==> flow/design.v <==
module interFrameSpace (samplePoint, rst, canRX, frameReady, endOverload, isOverload, isStart);
	input wire samplePoint, rst, canRX, frameReady, endOverload;
	output wire isOverload, isStart;
	parameter bit1_intermission = 0, bit2_intermission = 1, bit3_intermission = 2, bus_idle = 3;
	reg [2:0]state;
	reg isOverload0, isStart0;
	reg endError;
	assign isOverload = isOverload0;
	assign isStart = isStart0;
	always @ (posedge samplePoint) begin
		if (rst) begin
			state <= bus_idle;
			isOverload0 <= 0;
			isStart0 <= 0;
			endError <= 0;
		end else begin
		if (frameReady == 0)begin
			state <= bit1_intermission;
			isOverload0 <= 0;
			isStart0 <= 0;
			if (endOverload)
				endError <= 1;
		end
		if (isOverload) begin
			isOverload0 <= 0;
		end
		if (frameReady == 1 && endOverload == 1) begin
			if (canRX == 1) begin
				state <= bit2_intermission;
				isOverload0 <= 0;
				isStart0 <= 0;
			end else begin
				state <= bit1_intermission;
				isOverload0 <= 1;
				isStart0 <= 0;
			end
		end
		if ((frameReady == 1 && endOverload == 0) || endError == 1) begin
			case (state)
				bit1_intermission:
					if (canRX == 1) begin
						state <= bit2_intermission;
						isOverload0 <= 0;
						isStart0 <= 0;
					end else begin
						state <= bit1_intermission;
						isOverload0 <= 1;
						isStart0 <= 0;
						endError <= 0;
					end
				bit2_intermission:
					if (canRX == 1) begin
						state <= bit3_intermission;
						isOverload0 <= 0;
						isStart0 <= 0;
					end else begin
						state <= bit1_intermission;
						isOverload0 <= 1;
						isStart0 <= 0;
						endError <= 0;
					end
				bit3_intermission:
					if (canRX == 1) begin
						state <= bus_idle;
						isOverload0 <= 0;
						isStart0 <= 0;
					end else begin
						state <= bit1_intermission;
						isOverload0 <= 0;
						isStart0 <= 1;
						endError <= 0;
					end
				bus_idle:
					if (canRX == 1) begin
						state <= bus_idle;
						isOverload0 <= 0;
						isStart0 <= 0;
					end else begin
						state <= bit1_intermission;
						isOverload0 <= 0;
						isStart0 <= 1;
						endError <= 0;
					end
			endcase
		end
		end
	end
endmodule
module overload (samplePoint, rst, canRX, isOverload, isError, endOverload);
	input wire samplePoint, rst, canRX, isOverload, isError;
	output wire endOverload;
	parameter overload_flag = 0, overload_superposition = 1, overload_delimiter = 2;
	reg [1:0]state;
	reg [4:0]count;
	reg endOverload0;
	reg alredyOverError;
	assign endOverload = endOverload0;
	always @ (posedge samplePoint) begin
		if (rst) begin
			state <= overload_flag;
			count <= 0;
			endOverload0 <= 0;
			alredyOverError <= 0;
		end else begin
		if (endOverload0) begin
			endOverload0 <= 0;
		end
		if (isOverload == 1 || isError == 1 || alredyOverError == 1) begin
			case (state)
				overload_flag:  
					if (isOverload == 1 || alredyOverError == 1) begin
						if (canRX == 0) begin 
							if (count == 4) begin
								state <= overload_superposition;
								count <= count + 1;
							end else begin
								alredyOverError <= 1;
								count <= count + 1;
							end
						end else if (canRX == 1) begin
							alredyOverError <= 1;
							count <= 0;
							state <= overload_flag;
						end
					end else if (isError == 1 || alredyOverError == 1) begin
						if (canRX == 0) begin 
							if (count == 5) begin
								state <= overload_superposition;
								count <= count + 1;
							end else begin
								alredyOverError <= 1;
								count <= count + 1;
							end
						end else if (canRX == 1) begin
							alredyOverError <= 1;
							count <= 0;
							state <= overload_flag;
						end
					end
				overload_superposition:
					if (canRX == 0) begin 
						if (count < 11) begin
							count <= count + 1;
						end else begin
							count <= 0;
							state <= overload_flag;
						end
					end else if (canRX == 1) begin
						state <= overload_delimiter;
						count <= 1;
					end
				overload_delimiter:
					if (canRX == 1) begin 
						if (count < 7) begin
							count <= count + 1;
						end else begin
							endOverload0 <= 1;
							alredyOverError <= 0;
							state <= overload_flag;
							count <= 0;
						end
					end else if (canRX == 0) begin
						if (count == 7) begin 
							state <= overload_flag;
							count <= 1;
						end else begin
							count <= 0;
							state <= overload_flag;
						end
					end
			endcase
		end
		end
	end
endmodule
module framecontroller
(
	input	sp, rst, CAN_RX, reset, isStuff, errorFlag,
	output reg BS_onoff,
	output reg [1:0]CRCtype,
	output reg BRS_Stop,
	output reg invalidBit,
	output reg  CRCcalc_on,
	output reg  CRCtime, 
	output reg ackValue,
	output reg  RTR_SRR,
	output reg  IDE,
	output reg 	EDL,
	output reg  BRS,
	output reg RTR_r1,
	output reg frameReady
);
	parameter arbID_st = 0, RTR_SRR_st = 1, IDE0_st = 2, IDE1_st = 3, r0_EDL_st = 4;
	parameter extID_st = 5, extRTR_st = 6, r1_EDL_st = 7, r0_FD_st = 8, BRS_st = 9;
	parameter ESI_st = 10, DLC_st = 11, data_st = 12, crc15_st = 13, crc17_st = 14;
	parameter crc21_st = 15, crcDel_st = 16, ack_st = 17, ackDel_st = 18, eof_st = 19;
	parameter ready_st = 20, error_st = 21;
	reg		[4:0]state;
	reg		[9:0]cont;
	reg		[6:0]dlc;
	reg		FD;
	reg		bitlido;
	reg		frameReady_v;
	always @ (posedge sp) begin
		if (rst) begin
			state <= ready_st;
			cont = 0;
			dlc = 0;
			FD = 0;
			BS_onoff = 0;
			CRCtype = 0;
			CRCtime = 0;
			CRCcalc_on = 0;
			BRS_Stop = 0;
			invalidBit = 0;
			ackValue = 0;
			RTR_SRR = 0;
			IDE = 0;
			EDL = 0;
			BRS = 0;
			RTR_r1 = 0;
			frameReady_v = 1;
		end
		else
		if (reset) begin
			state <= arbID_st;
			cont = 1;
			dlc = 0;
			FD = 0;
			BS_onoff = 0;
			CRCtype = 0;
			CRCtime = 0;
			CRCcalc_on = 0;
			BRS_Stop = 0;
			invalidBit = 0;
			ackValue = 0;
			RTR_SRR = 0;
			IDE = 0;
			EDL = 0;
			BRS = 0;
			RTR_r1 = 0;
			frameReady_v = 0;
			BS_onoff = 1;
			CRCcalc_on = 1;
			if(errorFlag)
			begin
				state <= error_st;
			end
		end
		else
		if (~isStuff) begin
			case (state)
				arbID_st:  
					begin
						if(cont < 10)
						begin
							cont = cont +1;
						end
						else
						begin
							state <= RTR_SRR_st;
						end
					end
				RTR_SRR_st:  
					begin
						RTR_SRR = CAN_RX;
						if (CAN_RX)
						begin
							state <= IDE1_st;
						end
						else
						begin
							state <= IDE0_st;
						end
					end
				IDE0_st:
					begin
					IDE = CAN_RX;
					if(~CAN_RX)
						begin
							state <= r0_EDL_st;
						end
					else
						begin
							state <= error_st;
						end
					end
				IDE1_st:
					begin
					IDE = CAN_RX;
					if (CAN_RX)
						begin
							cont = 0;
							state <= extID_st;
						end
						else
						begin
							state <= r0_EDL_st;
						end
					end
				extID_st:
					if (cont < 17)
					begin
						cont = cont + 1;
					end
					else
					begin
						state <= extRTR_st;
					end
				extRTR_st:
					begin
						RTR_r1 = CAN_RX;
						state <= r1_EDL_st;
					end
				r1_EDL_st:
					begin
						EDL = CAN_RX;
						if (CAN_RX)
						begin
							state <= r0_FD_st;
						end
						else
						begin
							state <= r0_EDL_st;
						end
					end
				r0_EDL_st:
					begin
						EDL = CAN_RX;
						if (CAN_RX)
						begin
							state <= r0_FD_st;
						end
						else
						begin
							cont = 0;
							state <= DLC_st;
						end
					end
				r0_FD_st:
					if(~CAN_RX)
					begin
						FD = 1;
						state <= BRS_st;
					end
					else
					begin
						state <= error_st;
					end
				BRS_st:
					begin
						BRS = CAN_RX;
						BRS_Stop = CAN_RX;
						state <= ESI_st;
					end
				ESI_st:
					begin
						cont = 0;
						state <= DLC_st;
					end
				DLC_st: 
					begin
						dlc = dlc << 1;
						dlc = dlc + CAN_RX;
						cont = cont + 1;
						bitlido = CAN_RX;
						if (cont == 4  && dlc != 0) 
						begin
							cont = 0;
							if(dlc > 8 && FD == 0)
							begin
								dlc = 8;
							end
							else if(dlc > 8)
							begin
								case(dlc)
									9:
										dlc = 12;
									10:
										dlc = 16;
									11:
										dlc = 20;
									12:
										dlc = 24;
									13:
										dlc = 32;
									14:
										dlc = 48;
									15:
										dlc = 64;
								endcase
							end
							state <= data_st;
						end
						else if(cont == 4 && dlc == 0)
						begin
							cont =0;
							if(FD == 0)
							begin
								state <= crc15_st;
							end
							else if(dlc <= 16)
							begin
								state <= crc17_st;
							end
							else
							begin
								state <= crc21_st;
							end
						end
					end
				data_st:
					begin
						if(FD)
							begin
								BRS_Stop = 1;
							end
						cont = cont + 1;
						if (cont==8*dlc)  
						begin
							if(FD == 0)
							begin
								cont = 0;
								state <= crc15_st;
							end
							else if(dlc <= 16)
							begin
								cont = 0;
								state <= crc17_st;
							end
							else
							begin
								cont = 0;
								state <= crc21_st;
							end
						end
					end
				crc15_st:
					begin
						CRCcalc_on =0;
						CRCtime = 1;
						CRCtype = 1;
						cont = cont +1;
						if (cont==15)
						begin
							state <= crcDel_st;
						end
					end
				crc17_st:
					begin
						CRCcalc_on =0;
						CRCtime = 1;
						CRCtype = 2;
						cont = cont +1;
						if (cont==17)
						begin
							state <= crcDel_st;
						end
					end
				crc21_st:
					begin
						CRCcalc_on =0;
						CRCtime = 1;
						CRCtype = 3;
						cont = cont +1;
						if (cont==21)
						begin
							state <= crcDel_st;
						end
					end
				crcDel_st:
					begin
						CRCtime = 0;
						CRCtype = 0;
						BS_onoff = 0;
						BRS_Stop = 0;
						if(CAN_RX)
						begin
							state <= ack_st;
						end
						else
						begin
							state <= error_st;
						end
					end
				ack_st:
					state <= ackDel_st;
				ackDel_st:
					if(CAN_RX)
					begin
						cont = 0;
						state <= eof_st;
					end
					else
					begin
						state <= error_st;
					end
				eof_st:
					begin
						cont = cont +1;
						if(cont==7)
						begin
							frameReady_v = 1;
							state <= ready_st;
						end
					end
				ready_st:
					begin
						frameReady_v = 1;
						state <= ready_st;
					end
				error_st:
					begin
						cont = 0;
						dlc = 0;
						FD = 0;
					end
			endcase
		end
		frameReady <= frameReady_v;
	end
endmodule
module DatavsRemote(
RTR_SRR,
IDE,
RTR_r1,
isRemote
);
	input RTR_SRR, IDE, RTR_r1;
	output isRemote;
	assign isRemote = RTR_SRR & (IDE ~^ RTR_r1);
endmodule
module frameSize
(
	input	sp, rst, isStuff, reset,
	output reg [9:0] size
);
	always @ (posedge sp) begin
		if (rst)
			begin
				size <= 10'b0;
			end
		else if (reset)
			begin
				size <= 10'b1;
			end
		else if (~isStuff)
			begin
				size <= size + 1;
			end
	end
endmodule
module frameStorage
(
	input	sp, rst, CAN_RX, isStuff, reset,
	output reg [150:0] frame
);
	always @ (posedge sp) begin
		if (rst)
			begin
				frame = 0;
			end
		else if (reset)
			begin
				frame = 0;
				frame = frame << 1;
				frame = frame + CAN_RX;
			end
		else if (~isStuff)
			begin
				frame = frame << 1;
				frame = frame + CAN_RX;
			end
	end
endmodule
module frameMakerTop (samplePoint, reset, canRX, isError, isStuff, endOverload, BS_onoff, CRCtype, BRS_Stop, invalidBit, CRCcalc_on, CRCtime, ackValue, IDE, EDL, BRS, isRemote, size, frame, frameReady, isStart);
	input wire samplePoint, reset, canRX, isError, isStuff;
	output wire endOverload, BS_onoff, BRS_Stop, invalidBit, CRCcalc_on, CRCtime, ackValue, IDE, EDL, BRS, isRemote, frameReady, isStart;
	output wire [1:0] CRCtype;
	output wire [9:0] size;
	output wire [150:0] frame;
	wire isOverloadFromInterframe, RTR_SRR, RTR_r1;
	interFrameSpace ifs (samplePoint, reset, canRX, frameReady, endOverload, isOverloadFromInterframe, isStart);
	overload ov (samplePoint, reset, canRX, isOverloadFromInterframe, isError, endOverload);
	framecontroller fc (samplePoint, reset, canRX, isStart, isStuff, isError, BS_onoff, CRCtype, BRS_Stop, invalidBit, CRCcalc_on, CRCtime, ackValue, RTR_SRR, IDE, EDL, BRS, RTR_r1, frameReady);
	DatavsRemote dr (RTR_SRR, IDE, RTR_r1, isRemote);
	frameSize fsz (samplePoint, reset, isStuff, isStart, size);
	frameStorage fst (samplePoint, reset, canRX, isStuff, isStart, frame);
endmodule
==> reports on frameMakerTop <==
* Step by step through the tools: frameMakerTop
Tool output for the design above before and after an edit, in the order of the flow.
Lines under "original" count in the file above, lines under "edited" in the edited file.
"change" is "edited" less "original", of the values as shown; "rel. change" is that difference over "original", in percent.
Cell names lack the library's common part.
The mark n/a stands for no value.
- Top :: frameMakerTop
- Clock :: samplePoint
- Library :: sky130hd
- Corner :: tt_025C_1v80

* Diff
The edit as a unified diff against the file above.
The edited RTL no longer does the same as the RTL above: the edit was made by script, with no optimisation intended.
#+begin_src diff
@@ -574,10 +574,14 @@
 	end
 endmodule
-module frameMakerTop (samplePoint, reset, canRX, isError, isStuff, endOverload, BS_onoff, CRCtype, BRS_Stop, invalidBit, CRCcalc_on, CRCtime, ackValue, IDE, EDL, BRS, isRemote, size, frame, frameReady, isStart);
+module frameMakerTop (samplePoint, reset, canRX, isError, isStuff, endOverload, BS_onoff, CRCtype, BRS_Stop, invalidBit, CRCcalc_on, CRCtime, ackValue, IDE, EDL, BRS, isRemote, size_o, frame, frameReady, isStart);
 	input wire samplePoint, reset, canRX, isError, isStuff;
 	output wire endOverload, BS_onoff, BRS_Stop, invalidBit, CRCcalc_on, CRCtime, ackValue, IDE, EDL, BRS, isRemote, frameReady, isStart;
 	output wire [1:0] CRCtype;
-	output wire [9:0] size;
+	output wire [9:0] size_o;
 	output wire [150:0] frame;
+	wire [9:0] size;
+	reg [9:0] size_d1;
+	always @(posedge samplePoint) size_d1 <= size;
+	assign size_o = size_d1;
 	wire isOverloadFromInterframe, RTR_SRR, RTR_r1;
 	interFrameSpace ifs (samplePoint, reset, canRX, frameReady, endOverload, isOverloadFromInterframe, isStart);
#+end_src

* Elaborated design
Source: Yosys, flattened and elaborated, memories not mapped. Widths are those after wreduce. Registers that Yosys merges into a memory's read port (data or address) are not register bits. Print and check cells do not count.
** Operators by class
- multiplexer cells :: original 110, edited 110, change 0, rel. change 0.00%
- bitwise gates (word level) :: original 8, edited 8, change 0, rel. change 0.00%
- reductions and logical operators :: original 58, edited 58, change 0, rel. change 0.00%
- $add $sub $neg :: original 5, edited 5, change 0, rel. change 0.00%
- order comparisons :: original 7, edited 7, change 0, rel. change 0.00%
- equal/unequal tests :: original 70, edited 70, change 0, rel. change 0.00%
** Operators by type and width
- 2-to-1 mux 1 bit :: original 43, edited 43, change 0, rel. change 0.00%
- 2-to-1 mux 5 bit :: original 23, edited 23, change 0, rel. change 0.00%
- 2-to-1 mux 2 bit :: original 13, edited 13, change 0, rel. change 0.00%
- AND reduction 2 bit :: original 10, edited 10, change 0, rel. change 0.00%
- == test 5 x 4 -> 1 bit with constant B :: original 8, edited 8, change 0, rel. change 0.00%
- == test 5 x 3 -> 1 bit with constant B :: original 7, edited 7, change 0, rel. change 0.00%
- == test 7 x 4 -> 1 bit with constant B :: original 7, edited 7, change 0, rel. change 0.00%
- 2-to-1 mux 10 bit :: original 7, edited 7, change 0, rel. change 0.00%
- != test 3 x 2 -> 1 bit with constant B :: original 7, edited 7, change 0, rel. change 0.00%
- OR reduction 2 bit :: original 7, edited 7, change 0, rel. change 0.00%
- == test 5 bit with constant B :: original 6, edited 6, change 0, rel. change 0.00%
- NOT 1 bit :: original 6, edited 6, change 0, rel. change 0.00%
- case mux 1 bit (select 2 bit) :: original 6, edited 6, change 0, rel. change 0.00%
- nonzero test 2 bit :: original 6, edited 6, change 0, rel. change 0.00%
- logical AND 1 bit :: original 5, edited 5, change 0, rel. change 0.00%
- logical OR 1 bit :: original 5, edited 5, change 0, rel. change 0.00%
- 2-to-1 mux 3 bit :: original 5, edited 5, change 0, rel. change 0.00%
- != test 2 x 1 -> 1 bit with constant B :: original 5, edited 5, change 0, rel. change 0.00%
- != test 3 bit with constant B :: original 5, edited 5, change 0, rel. change 0.00%
- != test 2 bit with constant B :: original 4, edited 4, change 0, rel. change 0.00%
- AND reduction 3 bit :: original 4, edited 4, change 0, rel. change 0.00%
- 2-to-1 mux 7 bit :: original 3, edited 3, change 0, rel. change 0.00%
- nonzero test 3 bit :: original 3, edited 3, change 0, rel. change 0.00%
- OR reduction 4 bit :: original 3, edited 3, change 0, rel. change 0.00%
- adder 10 x 1 -> 10 bit with constant B :: original 2, edited 2, change 0, rel. change 0.00%
- == test 10 x 3 -> 1 bit with constant B :: original 2, edited 2, change 0, rel. change 0.00%
- == test 10 x 5 -> 1 bit with constant B :: original 2, edited 2, change 0, rel. change 0.00%
- == test 3 x 2 -> 1 bit with constant B :: original 2, edited 2, change 0, rel. change 0.00%
Not every row of either side is listed.
** Bit counts
- bits of input ports :: original 5, edited 5, change 0, rel. change 0.00%
- flip-flop bits (word level) :: original 211, edited 221, change +10, rel. change +4.74%
- word-level cells :: original 286, edited 287, change +1, rel. change +0.35%
- output and inout bits :: original 176, edited 176, change 0, rel. change 0.00%

* Longest topological paths
Yosys ltp: most cells in a row. Word level: on the elaborated netlist, between registers, memories and ports. Mapped: between sequential cells and ports; inverters and the memories' decode and read muxes count.
** Logic depth
- word-level depth :: original 9, edited 9, change 0, rel. change 0.00%
- ABC_AREA :: original 1, edited 1
- gate-level depth with buffers :: original 15, edited 15, change 0, rel. change 0.00%

* Mapped cells and area
The flow's flattened synthesis, as Yosys stat reports it; memories are mapped. The netlist is that of the ABC_AREA named above (0 if unset); the other value can give another one.
** Cells by type
- dfxtp_1 :: original 230, edited 240, change +10, rel. change +4.35%
- nor2_1 :: original 67, edited 57, change -10, rel. change -14.93%
- nand3_1 :: original 61, edited 53, change -8, rel. change -13.11%
- o21ai_0 :: original 44, edited 38, change -6, rel. change -13.64%
- nand3_2 :: original 0, edited 5, change +5
- a21oi_1 :: original 204, edited 207, change +3, rel. change +1.47%
- clkbuf_1 :: original 61, edited 58, change -3, rel. change -4.92%
- nor3_1 :: original 13, edited 10, change -3, rel. change -23.08%
- nand2_2 :: original 7, edited 10, change +3, rel. change +42.86%
- nor2_4 :: original 3, edited 6, change +3, rel. change +100.00%
- inv_2 :: original 2, edited 5, change +3, rel. change +150.00%
- o211ai_1 :: original 9, edited 11, change +2, rel. change +22.22%
- a31oi_1 :: original 3, edited 5, change +2, rel. change +66.67%
- nor2_2 :: original 3, edited 5, change +2, rel. change +66.67%
- a21oi_2 :: original 2, edited 0, change -2, rel. change -100.00%
- o31ai_1 :: original 1, edited 3, change +2, rel. change +200.00%
- nand2_1 :: original 439, edited 438, change -1, rel. change -0.23%
- inv_1 :: original 92, edited 93, change +1, rel. change +1.09%
Not every row of either side is listed.
** Mapped netlist
- mapped area (um^2) :: original 9401.5, edited 9691.8, change +290.3, rel. change +3.09%
- flip-flop cells :: original 230, edited 240, change +10, rel. change +4.35%
- cell count :: original 1309, edited 1317, change +8, rel. change +0.61%

* Worst setup path after synthesis
Source: OpenSTA report_checks on the synthesized netlist (no wires, ideal clock, input and output delay 20% of the period each), path of least setup slack; recovery checks are left aside. Register names are those of the netlist, which keeps one name where synthesis merged equal registers.
** Timing post-synthesis
- kind :: original input-to-reg, edited input-to-reg
- from :: original input isStuff, edited input isStuff
- to :: original register fc.state, edited register fsz.size[9]
- period (ps) :: original 5000, edited 5000, change 0, rel. change 0.00%
- path delay (ps) :: original 1279, edited 1267, change -12, rel. change -0.94%
- data required time (ps) :: original 4921, edited 4887, change -34, rel. change -0.69%
- launch time at the first pin (ps) :: original 1000, edited 1000, change 0, rel. change 0.00%
- stages :: original 9, edited 10, change +1, rel. change +11.11%
- path slack (ps) :: original 2721, edited 2733, change +12
- arrival time (ps) :: original 2200, edited 2154, change -46, rel. change -2.09%
- synthesis period reached (ps) :: original 2279, edited 2267, change -12, rel. change -0.53%
"path delay" is the arrival time less input delay plus setup time.
"stages" counts driving pins, that of a launching flip-flop among them; a cell with two outputs on the path counts twice.
"synthesis period reached" = period - worst setup slack (recovery checks aside). The figure is calculated, with input and output delays left at 20% of the set period.
An end named without its bit number is one bit of that signal or, where synthesis recoded a state register, one of its new flip-flops.
The rows between start and end are the longest chain of elaborated cells between them; the timing report does not say that the signal goes this way. Where chains are equally long, one stands for them.
Each line given opens the expression or statement behind the cell; cells for indexed reads and writes are added by Yosys, which also makes memories of some case tables.
A register here has more assigning lines than the two given.
Between the ends, post-synthesis, original:
- Cell sequence :: buf_2 -> nor2_1 -> inv_1 -> nor2_1 -> inv_1 -> clkbuf_1 -> nor2_1 -> nand3_1 -> o211ai_1
- Length of the longest elaborated chain :: 2
** Ends and longest elaborated chain, post-synthesis, original
- start: declaration :: RTL line 577 : input wire samplePoint, reset, canRX, isError, isStuff;
- 2-to-1 mux 5 bit :: RTL line 251 : if (~isStuff) begin
- 2-to-1 mux 5 bit :: RTL line 225 : if (reset) begin
- end: assignment :: RTL line 206 : state <= ready_st;
- end: assignment :: RTL line 226 : state <= arbID_st;
- end: declaration :: RTL line 198 : reg [4:0]state;
Between the ends, post-synthesis, edited:
- Cell sequence :: buf_2 -> inv_2 -> nand4_1 -> or2_2 -> nor2_1 -> nand4_1 -> nor2_1 -> nand2_1 -> nand2_1 -> nor2_1
** Ends and longest elaborated chain, post-synthesis, edited
- start: declaration :: RTL line 577 : input wire samplePoint, reset, canRX, isError, isStuff;
- end: assignment :: RTL line 541 : size <= 10'b0;
- end: assignment :: RTL line 549 : size <= size + 1;
- end: declaration :: RTL line 536 : output reg [9:0] size
edited: No chain of elaborated cells between the ends is given.

* Timing after layout
From the final timing report of the runs of pair 1: the path of least setup slack in the routed layout; clock arrival at registers is part of the times.
The path's times are printed in steps of 10 ps; the period is the one set.
** Timing after layout
- kind :: original reg-to-output, edited reg-to-output
- from :: original register fc.IDE, edited register fc.IDE
- to :: original output isRemote, edited output isRemote
- stages :: original 4, edited 4, change 0, rel. change 0.00%
- data required time (ps) :: original 2410, edited 2410, change 0, rel. change 0.00%
- period (ps) :: original 3010, edited 3010, change 0, rel. change 0.00%
- external output delay (ps) :: original 600, edited 600, change 0, rel. change 0.00%
- launch time at the first pin (ps) :: original 520, edited 550, change +30, rel. change +5.77%
- path slack (ps) :: original 700, edited 670, change -30
- arrival time (ps) :: original 1710, edited 1740, change +30, rel. change +1.75%
The rows between start and end are the longest chain of elaborated cells between them; the timing report does not say that the signal goes this way. Where chains are equally long, one stands for them.
A register here has more assigning lines than the two given.
Between the ends, after layout, original:
- Cell sequence :: dfxtp_1 -> o21ai_0 -> a21oi_1 -> clkdlybuf4s50_1
- Length of the longest elaborated chain :: 2
** Ends and longest elaborated chain, after layout, original
- start: declaration :: RTL line 187 : output reg IDE,
- start: assignment :: RTL line 218 : IDE = 0;
- start: assignment :: RTL line 238 : IDE = 0;
- bitwise XNOR 1 bit :: RTL line 531 : assign isRemote = RTR_SRR & (IDE ~^ RTR_r1);
- bitwise AND 1 bit :: RTL line 531
- end: declaration :: RTL line 578 : output wire endOverload, BS_onoff, BRS_Stop, invalidBit, CRCcalc_on, CRCtime, ackValue, IDE, EDL, BRS, isRemot ...
Between the ends, after layout, edited:
- Cell sequence :: dfxtp_1 -> o21ai_0 -> a21oi_1 -> clkdlybuf4s50_1
- Length of the longest elaborated chain :: 2
** Ends and longest elaborated chain, after layout, edited
- start: declaration :: RTL line 187 : output reg IDE,
- start: assignment :: RTL line 218 : IDE = 0;
- start: assignment :: RTL line 238 : IDE = 0;
- bitwise XNOR 1 bit :: RTL line 531 : assign isRemote = RTR_SRR & (IDE ~^ RTR_r1);
- bitwise AND 1 bit :: RTL line 531
- end: declaration :: RTL line 578 : output wire endOverload, BS_onoff, BRS_Stop, invalidBit, CRCcalc_on, CRCtime, ackValue, IDE, EDL, BRS, isRemot ...

* Measured runs
Both versions went through the flow (Yosys, OpenROAD) with the same settings in each pair. Constraints: input delay and output delay 20% of the set period each, output load 0.01 pF.
Flow settings, pair 1:
- ABC_AREA :: 1
- CORE_UTILIZATION :: 40
- period_ns :: 3.01
- CAP_MARGIN :: 20
- CORE_MARGIN :: 2
- SLEW_MARGIN :: 20
** Results, pair 1
- setup slack of the worst path (ps) :: original 702, edited 670, change -32
- total die area (um^2) :: original 24746.4, edited 25491.3, change +744.9, rel. change +3.01%
- netlist area reported by Yosys (um^2) :: original 9401.5, edited 9691.8, change +290.3, rel. change +3.09%
- total power of the final layout (µW) :: original 6708, edited 7076, change +368, rel. change +5.49%
- area of the standard cells in the finished layout (um^2) :: original 12353.1, edited 12675.9, change +322.8, rel. change +2.61%
- post-route worst hold slack (ps) :: original 428, edited 355, change -73
Flow settings, pair 2:
- ABC_AREA :: 1
- CORE_UTILIZATION :: 30
- GPL_TIMING_DRIVEN :: 1
- MIN_ROUTING_LAYER :: met1
- PLACE_DENSITY :: 0.49
- period_ns :: 2.6
- CAP_MARGIN :: 20
- CORE_MARGIN :: 2
- SLEW_MARGIN :: 20
** Results, pair 2
- setup slack of the worst path (ps) :: original 261, edited 380, change +119
- total die area (um^2) :: original 32770.1, edited 33760.4, change +990.3, rel. change +3.02%
- netlist area reported by Yosys (um^2) :: original 9401.5, edited 9691.8, change +290.3, rel. change +3.09%
- total power of the final layout (µW) :: original 7897, edited 8353, change +456, rel. change +5.77%
- area of the standard cells in the finished layout (um^2) :: original 12482.0, edited 12862.3, change +380.3, rel. change +3.05%
- post-route worst hold slack (ps) :: original 433, edited 352, change -81
"total power of the final layout" rests on the timing tool's default activity at the inputs, not on a simulated workload.
